==> flow/design.v <==
`timescale 1ns / 1ps
module synch_fifo #(
    parameter   FIFO_WIDTH = 32,                       
    parameter   FIFO_DEPTH = 16,                       
    parameter   FIFO_PTR = 4                           
) (
    input       clk,                                   
    input       rst_n,                                 
    input       fifo_wren,                             
    input       fifo_rden,                             
    input       [FIFO_WIDTH-1:0] fifo_wrdata,          
    output reg  [FIFO_WIDTH-1:0] fifo_rddata,          
    output      fifo_full,                             
    output      fifo_empty,                            
    output      [FIFO_PTR:0] fifo_room_avail,          
    output      [FIFO_PTR:0] fifo_data_avail           
);
reg [FIFO_WIDTH-1:0] mem [0:FIFO_DEPTH-1];       
reg [FIFO_PTR-1:0] wr_ptr, rd_ptr;               
reg [FIFO_PTR:0] count;                          
assign fifo_data_avail = count;
assign fifo_full = (count == FIFO_DEPTH - 1);        
assign fifo_empty = (count == 0);                
assign fifo_room_avail = FIFO_DEPTH - count;
always @(posedge clk or negedge rst_n) begin
    if (!rst_n) begin
        wr_ptr <= 0;
        rd_ptr <= 0;
        count <= 0;
    end else begin
        if (fifo_wren && !fifo_full && !fifo_rden) begin
            mem[wr_ptr] <= fifo_wrdata;
            wr_ptr <= (wr_ptr + 1) % FIFO_DEPTH;
            count <= count + 1;
        end
        if (fifo_rden && !fifo_wren && !fifo_empty) begin
            fifo_rddata <= mem[rd_ptr];
            rd_ptr <= (rd_ptr + 1) % FIFO_DEPTH;
            count <= count - 1;
        end
        if (fifo_wren && fifo_rden && !fifo_full) begin
            if (fifo_empty)
                fifo_rddata <= fifo_wrdata;
            else begin
                mem[wr_ptr] <= fifo_wrdata;
                fifo_rddata <= mem[rd_ptr];
                wr_ptr <= wr_ptr + 1;
                rd_ptr <= rd_ptr + 1;
            end
        end
    end
end
endmodule
* Reports on synch_fifo
The steps from the RTL of synch_fifo to its reports follow in flow order.
Lines are those of the file above, counted from 1.
Cell names lack the library's common part.
Not given: -
- Top module :: synch_fifo
- Clock port :: clk
- Library :: sky130hd
- Corner :: tt_025C_1v80

* Elaborated design
Source: Yosys, flattened and elaborated. Widths are those after wreduce. Registers that Yosys merges into a memory's read port (data or address) are not register bits. Print and check cells do not count. Equal cells are merged and count once.
- Register bits after elaboration :: 557
- Bits in latches :: 0
- Memory bits (writable) :: 0
- Memory bits (read-only) :: 0
- Clocked read ports x word width :: 0
- Memories :: 0
- Input port bits :: 36
- Output and inout bits :: 44
- Word-level cells :: 164
- $add $sub $neg :: 5
- Multipliers :: 0
- Divide/modulo/power cells :: 0
- Magnitude comparators :: 0
- Eq/ne operators :: 31
- Shift operators :: 0
- Multiplexer cells :: 92
- Bitwise gates (word level) :: 0
- Reductions and logical operators :: 16
** Operators with widths (count)
- 2-to-1 mux 32 bit :: 83
- case mux 32 bit (select 16 bit) :: 1
- equality test 4 bit (second input constant) :: 16
- equality test 4 x 3 -> 1 bit (second input constant) :: 8
- 2-to-1 mux 4 bit :: 6
- equality test 4 x 2 -> 1 bit (second input constant) :: 4
- 2-to-1 mux 5 bit :: 2
- adder 4 x 1 -> 4 bit (second input constant) :: 2
- equality test 4 x 1 -> 1 bit (second input constant) :: 2
- logical NOT 4 bit :: 2
- logical AND 1 bit :: 6
- adder 5 x 1 -> 5 bit (second input constant) :: 1
- subtractor 5 x 1 -> 5 bit (second input constant) :: 1
- equality test 5 x 4 -> 1 bit (second input constant) :: 1
- subtractor 5 bit (first input constant) :: 1
- logical NOT 5 bit :: 1
- logical NOT 1 bit :: 4
- nonzero test 2 bit :: 2
- AND reduction 2 bit :: 1

* Depth
Depth = most cells in a row (Yosys ltp): at word level without a register or memory, in the mapped netlist without a sequential cell, where the memories' decode and read muxes count.
- Depth in word-level cells :: 8
- ABC_AREA :: 0
- Depth in mapped cells :: 13
- Gate-level depth less buffers :: 11

* Mapped cells and area
The flow's flattened synthesis, as Yosys stat reports it; memories are mapped. The netlist is that of the ABC_AREA named above (0 if unset); the other value can give another one.
** Cell types (count)
- edfxtp_1 :: 544
- mux2_2 :: 488
- mux2i_1 :: 48
- a22oi_1 :: 57
- buf_2 :: 78
- mux2_1 :: 33
- a221oi_1 :: 38
- dfrtp_1 :: 13
- buf_6 :: 23
- o22ai_1 :: 40
- o21ai_0 :: 45
- nand2_1 :: 59
- a21oi_1 :: 44
- nand3_4 :: 12
- nand3_1 :: 40
- clkbuf_1 :: 50
- a222oi_1 :: 18
- ha_1 :: 12
Not listed: further types 51, cells in them 255.
- Cell count :: 1897
- Chip area (Yosys) :: 28091.9 µm²
- Area of sequential cells :: 16661.0 µm²
- Flip-flops :: 557
- Buffers :: 176

* Worst setup path after synthesis
OpenSTA on the mapped netlist: ideal clock, no wires. The path of least setup slack (recovery checks aside). Input and output delay are each 20% of the period. Register names are those of the netlist, which keeps one name where synthesis merged equal registers.
- Path type :: input to register
- From :: input fifo_wren
- To :: register fifo_rddata[0]
- Clock period :: 10.0 ns
- Setup time :: 0.471 ns
- Launch time at the first pin :: 2.000 ns
- Arrival time :: 4.985 ns
- Data required time :: 9.529 ns
- Path slack :: 4.545 ns
- Path delay :: 3.456 ns
- Stages :: 3
- Buffers on the path :: 1
- Synthesis period reached :: 5.455 ns
"path delay" = arrival - input delay + setup time.
"stages" counts driving pins, that of a launching flip-flop among them; a cell with two outputs on the path counts twice.
"synthesis period reached" = period - worst setup slack (recovery checks aside). The figure is calculated, with input and output delays left at 20% of the set period.
Between the ends stands the longest chain of elaborated cells between them, by number of cells; it is not shown to be the way that was timed. Of several equally long chains one is given.
Each line given opens the expression or statement behind the cell; cells for indexed reads and writes are added by Yosys, which also makes memories of some case tables.
At most two assigning lines are given for a register; there are more.
Only ways into the end's enable, where the timed path ends, are counted here.
- Path through :: or3b_2 > clkbuf_1 > a21boi_0
- Cells in the longest elaborated chain :: 5
- Elaborated cells between the ends (all ways) :: 7
- Classes of those cells :: 7 x reduce/logical
** Ends and longest elaborated chain, post-synthesis
- from (decl) :: line 9 : input       fifo_wren,
- logical NOT 1 bit :: line 36 : if (fifo_rden && !fifo_wren && !fifo_empty) begin
- logical AND 1 bit (2 in a row) :: line 36
- nonzero test 2 bit
- AND reduction 2 bit
- to (assign) :: line 37 : fifo_rddata <= mem[rd_ptr];
- to (assign) :: line 43 : fifo_rddata <= fifo_wrdata;
- to (decl) :: line 12 : output reg  [FIFO_WIDTH-1:0] fifo_rddata,

* Timing after layout
Path of least setup slack in the final report of entry A (OpenROAD, finished layout, wires in). Where an end is a register, its clock arrival counts in the times.
- Path type :: input to register
- From :: input fifo_wren
- To :: register mem[13][9]
- Clock period :: 10.0 ns
- Setup time :: 0.25 ns
- Launch time at the first pin :: 2.00 ns
- Arrival time :: 5.22 ns
- Data required time :: 10.36 ns
- Path slack :: 5.14 ns
- Stages :: 5
- Buffers on the path :: 1
Between the ends stands the longest chain of elaborated cells between them, by number of cells; it is not shown to be the way that was timed. Of several equally long chains one is given.
- Path through :: clkdlybuf4s50_1 > nand2_1 > a21oi_4 > nand4_4 > mux2_1
- Cells in the longest elaborated chain :: 6
- Elaborated cells between the ends (all ways) :: 8
- Classes of those cells :: 4 x mux; 4 x reduce/logical
** Ends and longest elaborated chain, post-layout
- from (decl) :: line 9 : input       fifo_wren,
- logical AND 1 bit (2 in a row) :: line 31 : if (fifo_wren && !fifo_full && !fifo_rden) begin
- 2-to-1 mux 32 bit :: line 31
- 2-to-1 mux 32 bit :: line 45 : mem[wr_ptr] <= fifo_wrdata;
- 2-to-1 mux 32 bit :: line 42 : if (fifo_empty)
- 2-to-1 mux 32 bit :: line 41 : if (fifo_wren && fifo_rden && !fifo_full) begin
- to (assign) :: line 32 : mem[wr_ptr] <= fifo_wrdata;
- to (assign) :: line 45
- to (decl) :: line 18 : reg [FIFO_WIDTH-1:0] mem [0:FIFO_DEPTH-1];

Below are 2 stored runs of the flow (Yosys, OpenROAD; platform sky130hd) on synch_fifo, each with its settings and what was measured, unordered. Constraints: input delay and output delay 20% of the set period each, output load 0.01 pF.
By "period reached" is meant the clock period of the run minus its worst setup slack. This is arithmetic on one report: input and output delays are still those of the set period (20% each).
By "total power after layout" is meant OpenSTA's value without simulated activity: inputs other than the clock are taken to toggle once in ten clock periods, and the tool carries that through the logic.

* Entry A
** Files
==> flow/run.sh <==
#!/bin/bash
# the make line also repeats the synthesis and layout settings of config.mk as NAME=value (left out here)
make -C /OpenROAD-flow-scripts/flow DESIGN_CONFIG=/design/flow/config.mk WORK_HOME=/design/flow/orfs CLKGATE_MAP_FILE= finish
==> flow/config.mk <==
export PLATFORM = sky130hd
export DESIGN_NAME = synch_fifo
export DESIGN_NICKNAME = synch_fifo
export VERILOG_FILES = /design/flow/design.v
export SDC_FILE = /design/flow/constraint.sdc
export NUM_CORES = 4
export LEC_CHECK = 0
export CAP_MARGIN = 15
export CORE_MARGIN = 2
export CORE_UTILIZATION = 40
export GPL_ROUTABILITY_DRIVEN = 0
export SLEW_MARGIN = 20
==> flow/constraint.sdc <==
create_clock -name core_clock -period 10.0 [get_ports {clk}]
set_input_delay 2.0000 -clock core_clock [delete_from_list [all_inputs] [get_ports {clk}]]
set_output_delay 2.0000 -clock core_clock [all_outputs]
set_load 0.01 [all_outputs]
** Results
- Chip area after synthesis (Yosys) :: 28091.9 µm²
- Full die area :: 72366.4 µm²
- Standard-cell area after layout :: 31258.7 µm²
- Utilization of the finished layout :: 44.8 %
- Setup slack of the critical path :: 5.140 ns
- Sum of negative setup slack :: 0.000 ns
- Smallest hold slack :: 0.567 ns
- Total power after layout :: 8644 µW
- Period reached :: 4.860 ns

* Entry B
** Files
==> flow/run.sh <==
#!/bin/bash
# the make line also repeats the synthesis and layout settings of config.mk as NAME=value (left out here)
make -C /OpenROAD-flow-scripts/flow DESIGN_CONFIG=/design/flow/config.mk WORK_HOME=/design/flow/orfs CLKGATE_MAP_FILE= finish
==> flow/config.mk <==
export PLATFORM = sky130hd
export DESIGN_NAME = synch_fifo
export DESIGN_NICKNAME = synch_fifo
export VERILOG_FILES = /design/flow/design.v
export SDC_FILE = /design/flow/constraint.sdc
export NUM_CORES = 4
export LEC_CHECK = 0
export CAP_MARGIN = 30
export CORE_MARGIN = 6
export CORE_UTILIZATION = 70
export CTS_CLUSTER_DIAMETER = 316
export CTS_CLUSTER_SIZE = 85
export GPL_TIMING_DRIVEN = 0
export SLEW_MARGIN = 5
export TNS_END_PERCENT = 100
==> flow/constraint.sdc <==
create_clock -name core_clock -period 10.0 [get_ports {clk}]
set_input_delay 2.0000 -clock core_clock [delete_from_list [all_inputs] [get_ports {clk}]]
set_output_delay 2.0000 -clock core_clock [all_outputs]
set_load 0.01 [all_outputs]
** Results
- Chip area after synthesis (Yosys) :: 28091.9 µm²
- Full die area :: 45084.0 µm²
- Standard-cell area after layout :: 30401.7 µm²
- Utilization of the finished layout :: 77.8 %
- Setup slack of the critical path :: 5.412 ns
- Sum of negative setup slack :: 0.000 ns
- Smallest hold slack :: 0.607 ns
- Total power after layout :: 8316 µW
- Period reached :: 4.588 ns
